==> flow/design.v <==
module baud_gen #(
    parameter DIV_WIDTH = 20
)(
    input  wire                 clk,
    input  wire                 rst_n,
    input  wire [DIV_WIDTH-1:0] divisor,
    output reg                  tick_16x
);
    reg [DIV_WIDTH-1:0] counter;
    always @(posedge clk or negedge rst_n) begin
        if (!rst_n) begin
            counter  <= 0;
            tick_16x <= 0;
        end else begin
            if (divisor <= 1) begin
                tick_16x <= 1'b0;
                counter  <= 0;
            end
            else if (counter == divisor - 1) begin
                tick_16x <= 1'b1;
                counter  <= 0;
            end 
            else begin
                tick_16x <= 1'b0;
                counter  <= counter + 1;
            end
        end
    end
endmodule
module sync_fifo #(
    parameter DATA_WIDTH = 8,
    parameter DEPTH      = 16
)(
    input  wire                  clk,
    input  wire                  rst_n,
    input  wire                  wr_en,
    input  wire [DATA_WIDTH-1:0] din,
    input  wire                  rd_en,
    output wire [DATA_WIDTH-1:0] dout,  
    output wire                  full,
    output wire                  empty
);
    localparam PTR_WIDTH = $clog2(DEPTH);
    reg [DATA_WIDTH-1:0] mem [0:DEPTH-1];
    reg [PTR_WIDTH:0]    count;
    reg [PTR_WIDTH-1:0]  wr_ptr, rd_ptr;
    assign dout  = mem[rd_ptr];
    assign full  = (count == DEPTH);
    assign empty = (count == 0);
    always @(posedge clk or negedge rst_n) begin
        if (!rst_n) begin
            count  <= 0;
            wr_ptr <= 0;
            rd_ptr <= 0;
        end else begin
            case ({wr_en && !full, rd_en && !empty})
                2'b10: begin  
                    mem[wr_ptr] <= din;
                    wr_ptr      <= (wr_ptr == DEPTH-1) ? 0 : wr_ptr + 1;
                    count       <= count + 1;
                end
                2'b01: begin  
                    rd_ptr      <= (rd_ptr == DEPTH-1) ? 0 : rd_ptr + 1;
                    count       <= count - 1;
                end
                2'b11: begin  
                    mem[wr_ptr] <= din;
                    wr_ptr      <= (wr_ptr == DEPTH-1) ? 0 : wr_ptr + 1;
                    rd_ptr      <= (rd_ptr == DEPTH-1) ? 0 : rd_ptr + 1;
                end
                default: ; 
            endcase
        end
    end
endmodule
module uart_tx (
    input  wire       clk,
    input  wire       rst_n,
    input  wire       tx_start,     
    input  wire [7:0] din,          
    input  wire       s_tick,
    output reg        tx_busy,     
    output reg        tx
);
    localparam [1:0] IDLE=0, START=1, DATA=2, STOP=3;
    reg [1:0] state, next_state;
    reg [3:0] s_count;
    reg [2:0] n_count;
    reg [7:0] tx_reg;
    always @(posedge clk or negedge rst_n) begin
        if (!rst_n) begin
            state   <= IDLE;
            s_count <= 0;
            n_count <= 0;
            tx_reg  <= 0;
            tx      <= 1'b1;
        end else begin
            state <= next_state;
            case (state)
                IDLE: begin
                    tx <= 1'b1;
                    if (tx_start) begin
                        tx_reg  <= din;
                        s_count <= 0;
                    end
                end
                START: begin
                    tx <= 1'b0;
                    n_count <= 0; 
                    if (s_tick) s_count <= (s_count == 15) ? 0 : s_count + 1;
                end
                DATA: begin
                    tx <= tx_reg[0];  
                    if (s_tick) begin
                        if (s_count == 15) begin
                            s_count <= 0;
                            tx_reg  <= tx_reg >> 1;
                            if (n_count < 7) n_count <= n_count + 1;
                        end else s_count <= s_count + 1;
                    end
                end
                STOP: begin
                    tx <= 1'b1;
                    if (s_tick) begin
                        if (s_count == 15) s_count <= 0;
                        else s_count <= s_count + 1;
                    end
                end
            endcase
        end
    end
    always @(*) begin
        next_state = state;
        tx_busy    = 1'b1; 
        case (state)
            IDLE: begin
                tx_busy = 1'b0; 
                if (tx_start) next_state = START;
            end
            START: if (s_tick && s_count == 15) next_state = DATA;
            DATA:  if (s_tick && s_count == 15 && n_count == 7) next_state = STOP;
            STOP:  if (s_tick && s_count == 15) next_state = IDLE;
        endcase
    end
endmodule
module uart_rx (
    input  wire       clk,
    input  wire       rst_n,
    input  wire       rx,          
    input  wire       s_tick,
    output reg  [7:0] dout,
    output reg        rx_done_tick
);
    localparam [1:0] IDLE=0, START=1, DATA=2, STOP=3;
    reg [1:0] state, next_state;
    reg [3:0] s_count;
    reg [2:0] n_count;
    reg [7:0] rx_reg;
    always @(posedge clk or negedge rst_n) begin
        if (!rst_n) begin
            state   <= IDLE;
            s_count <= 0;
            n_count <= 0;
            rx_reg  <= 0;
            dout    <= 0;
            rx_done_tick <= 0;
        end else begin
            state <= next_state;
            rx_done_tick <= 1'b0;
            case (state)
                IDLE: if (~rx) s_count <= 0;
                START: begin
                    n_count <= 0;  
                    if (s_tick) s_count <= (s_count == 7) ? 0 : s_count + 1;
                end
                DATA: if (s_tick) begin
                    if (s_count == 15) begin
                        s_count <= 0;
                        rx_reg <= {rx, rx_reg[7:1]};
                        if (n_count < 7) n_count <= n_count + 1;
                    end else s_count <= s_count + 1;
                end
                STOP: if (s_tick) begin
                    if (s_count == 15) begin
                         rx_done_tick <= 1'b1;
                         dout <= rx_reg;
                         s_count <= 0;
                    end else s_count <= s_count + 1;
                end
            endcase
        end
    end
    always @(*) begin
        next_state = state;
        case (state)
            IDLE:  if (~rx) next_state = START;
            START: if (s_tick && s_count == 7) next_state = (~rx) ? DATA : IDLE;
            DATA:  if (s_tick && s_count == 15 && n_count == 7) next_state = STOP;
            STOP:  if (s_tick && s_count == 15) next_state = IDLE;
        endcase
    end
endmodule
    module apb_uart (
    input  wire        pclk,
    input  wire        presetn,
    input  wire [31:0] paddr,
    input  wire        psel,
    input  wire        penable,
    input  wire        pwrite,
    input  wire [31:0] pwdata,
    output reg  [31:0] prdata,
    output wire        pready,
    output wire        pslverr,
    output wire        tx_o,
    input  wire        rx_i
);
    initial begin
        if (16 < 2) $error("FIFO DEPTH must be >= 2");
    end
    wire rst_n = presetn; 
    assign pready  = 1'b1;   
    assign pslverr = 1'b0;
    reg rx_sync1, rx_sync2;
    always @(posedge pclk or negedge rst_n) begin
        if (!rst_n) begin
            rx_sync1 <= 1'b1;
            rx_sync2 <= 1'b1;
        end else begin
            rx_sync1 <= rx_i;
            rx_sync2 <= rx_sync1; 
        end
    end
    reg  [19:0] baud_divisor;
    wire        s_tick;
    wire [7:0]  tx_fifo_out, rx_fifo_out, rx_data_raw;
    wire        tx_full, tx_empty, rx_full, rx_empty;
    wire        rx_done_tick;
    wire        uart_tx_busy;
    reg         tx_fifo_rd_en;
    reg         uart_tx_start;
    reg  [7:0]  uart_tx_data_latched;
    wire wr_en = psel & penable & pwrite;
    wire rd_en = psel & penable & ~pwrite;
    wire [3:0] addr = paddr[3:0];
    localparam [1:0] S_TX_IDLE = 0, S_TX_POP = 1, S_TX_START = 2;
    reg [1:0] tx_fsm_state;
    always @(posedge pclk or negedge rst_n) begin
        if (!rst_n) begin
            tx_fsm_state   <= S_TX_IDLE;
            tx_fifo_rd_en  <= 0;
            uart_tx_start  <= 0;
            uart_tx_data_latched <= 0;
        end else begin
            tx_fifo_rd_en <= 0;
            uart_tx_start <= 0;
            case (tx_fsm_state)
                S_TX_IDLE: begin
                    if (!tx_empty && !uart_tx_busy && !uart_tx_start) begin  
                        tx_fifo_rd_en <= 1; 
                        uart_tx_data_latched <= tx_fifo_out;
                        tx_fsm_state <= S_TX_START;
                    end
                end
                S_TX_START: begin
                    uart_tx_start <= 1; 
                    tx_fsm_state  <= S_TX_IDLE;
                end
                default: tx_fsm_state <= S_TX_IDLE;
            endcase
        end
    end
    always @(posedge pclk or negedge rst_n) begin
        if (!rst_n) baud_divisor <= 20'd325;
        else if (wr_en && addr == 4'h08) baud_divisor <= pwdata[19:0];
    end
    always @(*) begin
        prdata = 32'b0;
        case (addr)
            4'h00: prdata = {24'b0, rx_fifo_out}; 
            4'h04: prdata = {30'b0, rx_empty, tx_full};
            4'h08: prdata = {12'b0, baud_divisor};
            default: prdata = 32'b0;
        endcase
    end
    baud_gen #(.DIV_WIDTH(20)) u_baud (
        .clk(pclk), .rst_n(rst_n),
        .divisor(baud_divisor), .tick_16x(s_tick)
    );
    sync_fifo #(.DATA_WIDTH(8), .DEPTH(16)) u_tx_fifo (
        .clk(pclk), .rst_n(rst_n),
        .wr_en(wr_en && (addr == 4'h00)),
        .din(pwdata[7:0]),
        .rd_en(tx_fifo_rd_en), 
        .dout(tx_fifo_out), 
        .full(tx_full), .empty(tx_empty)
    );
    uart_tx u_tx (
        .clk(pclk), .rst_n(rst_n),
        .tx_start(uart_tx_start),
        .din(uart_tx_data_latched),
        .s_tick(s_tick),
        .tx_busy(uart_tx_busy),
        .tx(tx_o)
    );
    sync_fifo #(.DATA_WIDTH(8), .DEPTH(16)) u_rx_fifo (
        .clk(pclk), .rst_n(rst_n),
        .wr_en(rx_done_tick),
        .din(rx_data_raw),
        .rd_en(rd_en && (addr == 4'h00)),
        .dout(rx_fifo_out),
        .full(rx_full), .empty(rx_empty)
    );
    uart_rx u_rx (
        .clk(pclk), .rst_n(rst_n),
        .rx(rx_sync2), 
        .s_tick(s_tick),
        .dout(rx_data_raw),
        .rx_done_tick(rx_done_tick)
    );
endmodule
# Tool chain data of apb_uart
# Tool output for the design above before and after an edit, in the order of the flow.
# "before" refers to lines of the RTL above, "after" to lines of the edited file.
# "delta" is "after" less "before", of the values as shown.
# Operators carry their Yosys type and port widths (W data, S select, Z words).
# Cell names lack the library's common part.
# The mark n/a stands for no value.
# inputs
top_module	apb_uart
clock	pclk
cell_library	sky130hd
lib_corner	tt_025C_1v80

# Diff
# Unified diff, file above to edited file.
# The edit is scripted: it alters the design's behaviour and was not made to optimise anything.
# begin of diff
@@ -283,5 +283,5 @@
         endcase
     end
-    baud_gen #(.DIV_WIDTH(20)) u_baud (
+    baud_gen #(.DIV_WIDTH(10)) u_baud (
         .clk(pclk), .rst_n(rst_n),
         .divisor(baud_divisor), .tick_16x(s_tick)
# end of diff

# Word-level counts
# Counts by Yosys on the flattened word-level netlist (proc, flatten, opt, wreduce). Print and check cells are left out.
# bits
item	before	after	delta
reg_bits	381	371	-10
output_inout_bits	35	35	0
word_cells	430	430	0
# op_classes
item	before	after	delta
add_sub_neg	14	14	0
compare	3	3	0
equal	134	134	0
muxes	126	126	0
logic	4	4	0
n_reduce_logical	91	91	0
# op_table
cell	before	after	delta
$mux W20	2	0	-2
$mux W10	0	2	2
$add A20 B1 Y20 const B	1	0	-1
$eq A20 B32 Y1	1	0	-1
$le A20 B1 Y1 const B	1	0	-1
$sub A20 B1 Y21 const B	1	0	-1
$add A10 B1 Y10 const B	0	1	1
$eq A10 B32 Y1	0	1	1
$le A10 B1 Y1 const B	0	1	1
$sub A10 B1 Y11 const B	0	1	1
$mux W8	67	67	0
$ne A2 B1 Y1 const B	44	44	0
$eq A4 B4 Y1 const B	35	35	0
$reduce_and A3 Y1	34	34	0
$eq A4 B3 Y1 const B	18	18	0
$mux W4	18	18	0
$logic_and A1 B1 Y1	14	14	0
$mux W2	11	11	0
$eq A2 B2 Y1 const B	9	9	0
$reduce_bool A2 Y1	9	9	0
$eq A4 B2 Y1 const B	8	8	0
$mux W1	8	8	0
$ne A2 B2 Y1 const B	7	7	0
$reduce_and A4 Y1	7	7	0
$reduce_or A2 Y1	7	7	0
$add A4 B1 Y4 const B	6	6	0
$logic_not A1 Y1	6	6	0
$mux W3	6	6	0
# Not every row of either side is listed.

# Depth
# Depth = most cells in a row (Yosys ltp): at word level without a register or memory, in the mapped netlist without a sequential cell, where the memories' decode and read muxes count.
# depth
item	before	after	delta
ltp_word	8	8	0
abc_area	0	0	n/a
depth_mapped	13	13	0
depth_no_buf	13	12	-1

# Synthesis result
# The flow's flattened synthesis, as Yosys stat reports it; memories are mapped. The netlist is that of the ABC_AREA named above (0 if unset); the other value can give another one.
# types
type	before	after	delta
nand2_1	123	94	-29
a21oi_1	63	50	-13
a221oi_1	16	27	11
nor2_2	11	0	-11
dfrtp_1	118	108	-10
o211ai_1	4	14	10
nor3_2	0	9	9
inv_1	38	30	-8
nor2_1	71	64	-7
xnor2_1	30	23	-7
xor2_1	21	14	-7
nor4_1	12	5	-7
nor2b_1	11	18	7
a222oi_1	18	12	-6
o221ai_1	7	1	-6
and3_1	21	16	-5
mux2_2	46	50	4
nor3_1	29	25	-4
# Not every row of either side is listed.
# mapped
item	before	after	delta
cells	1340	1216	-124
synth_area_mm2	0.0171427	0.016178	-0.0009647
seqArea_mm2	0.010903	0.0106527	-0.0002503
ff_cells	384	374	-10
# The figures by module come from a second, unflattened synthesis with its own total; it is not the netlist above.
# unflattened
item	before	after	delta
hier_cells	1325	1239	-86
hier_area_mm2	0.0174855	0.0167148	-0.0007707
# Rows give one instance, submodules left out.
# by_module_before
module	n_inst	n_cells	area_mm2	mod_seq_area_mm2
sync_fifo	2	402	0.0058881	0.004169
baud_gen #(DIV_WIDTH=20)	1	193	0.0016941	0.0005255
apb_uart	1	116	0.0016616	0.0008346
uart_rx	1	99	0.0012399	0.0007019
uart_tx	1	113	0.0011136	0.000503
# by_module_after
module	n_inst	n_cells	area_mm2	mod_seq_area_mm2
sync_fifo	2	402	0.0058881	0.004169
apb_uart	1	116	0.0016616	0.0008346
uart_rx	1	99	0.0012399	0.0007019
uart_tx	1	113	0.0011136	0.000503
baud_gen #(DIV_WIDTH=10)	1	107	0.0009234	0.0002753

# Timing after synthesis
# OpenSTA on the mapped netlist: ideal clock, no wires. The path of least setup slack (recovery checks aside). Input and output delay are each 20% of the period. Register names are those of the netlist, which keeps one name where synthesis merged equal registers.
# synth_path
item	before	after	delta
kind	input to register	input to register	n/a
from	input port paddr[1]	input port paddr[2]	n/a
to	register u_rx_fifo.mem[2][0]	register u_rx_fifo.mem[0][0]	n/a
period_ns	6.0	6.0	0.0
setup_time_ns	0.383	0.395	0.012
t_first_pin_ns	1.200	1.200	0.000
arrival_time_ns	3.649	3.516	-0.133
t_required_ns	5.617	5.605	-0.012
slack_ns	1.967	2.089	0.122
delay_ns	2.832	2.711	-0.121
driving_pins	8	6	-2
path_buffers	1	0	-1
period_less_setup_slack_ns	4.033	3.911	-0.122
# "delay_ns" is the arrival time less input delay plus setup time.
# "driving_pins" counts driving pins, that of a launching flip-flop among them; a cell with two outputs on the path counts twice.
# "period_less_setup_slack_ns" = period - worst setup slack (recovery checks aside). The figure is calculated, with input and output delays left at 20% of the set period.
# Between the ends stands the longest chain of elaborated cells between them, by number of cells; it is not shown to be the way that was timed. Of several equally long chains one is given.
# A line is the first line of the expression or statement that the cell stems from. Yosys adds cells for indexed reads and writes and turns some case tables into memories.
# before: Only ways into the end's enable, where the timed path ends, are counted here.
# synth_between_before
path_cell_list	nor2_1 > nand2_1 > nor4_1 > ha_1 > or2_2 > buf_1 > nand3_1 > nor3_1
elab_chain_len	7
cells_between	9
# synth_rtl_before
item	line_no	rtl
from (decl)	206	input  wire [31:0] paddr,
$logic_not A4 Y1	309	.rd_en(rd_en && (addr == 4'h00)),
$logic_and A1 B1 Y1	309
$logic_and A1 B1 Y1	56	case ({wr_en && !full, rd_en && !empty})
$eq A2 B2 Y1	56
$reduce_or A2 Y1	n/a
$ne A2 B1 Y1	n/a
$reduce_and A3 Y1	n/a
to (assign)	58	mem[wr_ptr] <= din;
to (assign)	67	mem[wr_ptr] <= din;
to (decl)	44	reg [DATA_WIDTH-1:0] mem [0:DEPTH-1];
# after: Only ways into the end's enable, where the timed path ends, are counted here.
# synth_between_after
path_cell_list	nor3_1 > nand2b_1 > nor4_2 > ha_1 > nor2_1 > nor4_1
elab_chain_len	7
cells_between	9
# synth_rtl_after
item	line_no	rtl
from (decl)	206	input  wire [31:0] paddr,
$logic_not A4 Y1	309	.rd_en(rd_en && (addr == 4'h00)),
$logic_and A1 B1 Y1	309
$logic_and A1 B1 Y1	56	case ({wr_en && !full, rd_en && !empty})
$eq A2 B2 Y1	56
$reduce_or A2 Y1	n/a
$ne A2 B1 Y1	n/a
$reduce_and A3 Y1	n/a
to (assign)	58	mem[wr_ptr] <= din;
to (assign)	67	mem[wr_ptr] <= din;
to (decl)	44	reg [DATA_WIDTH-1:0] mem [0:DEPTH-1];

# Path in the finished layout
# From the final timing report of each run of set A: the path of least setup slack in the routed layout; clock arrival at registers is part of the times.
# layout_path
item	before	after	delta
kind	register to output	register to output	n/a
from	register u_rx_fifo.rd_ptr[0]	register u_rx_fifo.rd_ptr[0]	n/a
to	output port prdata[5]	output port prdata[2]	n/a
period_ns	6.0	6.0	0.0
out_delay_ns	1.20	1.20	0.00
t_first_pin_ns	0.54	0.54	0.00
arrival_time_ns	3.63	3.86	0.23
t_required_ns	4.80	4.80	0.00
slack_ns	1.17	0.94	-0.23
driving_pins	10	11	1
path_buffers	2	2	0
# Between the ends stands the longest chain of elaborated cells between them, by number of cells; it is not shown to be the way that was timed. Of several equally long chains one is given.
# At most two assigning lines are given for a register; there are more.
# layout_between_before
path_cell_list	dfrtp_1 > inv_1 > ha_1 > buf_4 > a22o_1 > a222oi_1 > a21oi_1 > a2111oi_0 > o21ai_0 > clkdlybuf4s50_1
elab_chain_len	3
cells_between	18
# layout_rtl_before
item	line_no	rtl
from (decl)	46	reg [PTR_WIDTH-1:0]  wr_ptr, rd_ptr;
from (assign)	63	rd_ptr      <= (rd_ptr == DEPTH-1) ? 0 : rd_ptr + 1;
from (assign)	69	rd_ptr      <= (rd_ptr == DEPTH-1) ? 0 : rd_ptr + 1;
$eq A4 B4 Y1	47	assign dout  = mem[rd_ptr];
$pmux W8 S16	47
$pmux W20 S3	278	case (addr)
to (decl)	211	output reg  [31:0] prdata,
# layout_between_after
path_cell_list	dfrtp_1 > inv_1 > ha_1 > buf_4 > a22o_1 > a221oi_1 > mux4_2 > nand2_1 > o21ai_0 > o21ai_0 > clkdlybuf4s50_1
elab_chain_len	3
cells_between	18
# layout_rtl_after
item	line_no	rtl
from (decl)	46	reg [PTR_WIDTH-1:0]  wr_ptr, rd_ptr;
from (assign)	63	rd_ptr      <= (rd_ptr == DEPTH-1) ? 0 : rd_ptr + 1;
from (assign)	69	rd_ptr      <= (rd_ptr == DEPTH-1) ? 0 : rd_ptr + 1;
$eq A4 B4 Y1	47	assign dout  = mem[rd_ptr];
$pmux W8 S16	47
$pmux W20 S3	278	case (addr)
to (decl)	211	output reg  [31:0] prdata,

# Measured runs
# Runs of the flow (Yosys, OpenROAD) on both versions; the two runs of a pair have the same settings. The constraints put input and output delay at 20% of the set period each and load the outputs with 0.01 pF.
# flow_settings_set_A
CORE_UTILIZATION	40
period_ns	6.0
CAP_MARGIN	20
CORE_MARGIN	2
SLEW_MARGIN	20
# results_set_A
item	before	after	delta
synthesis_area_mm2	0.0171427	0.016178	-0.0009647
final_die_area_mm2	0.0445294	0.0420701	-0.0024593
finish.stdcell_area_mm2	0.019595	0.0185653	-0.0010297
timing.setup.ws_ns	1.174	0.942	-0.232
timing.setup.tns_ns	0.000	0.000	0.000
period_reached_ns	4.826	5.058	0.232
# "period_reached_ns" = clock period - worst setup slack. The figure is calculated, with input and output delays left at 20% of the set period.
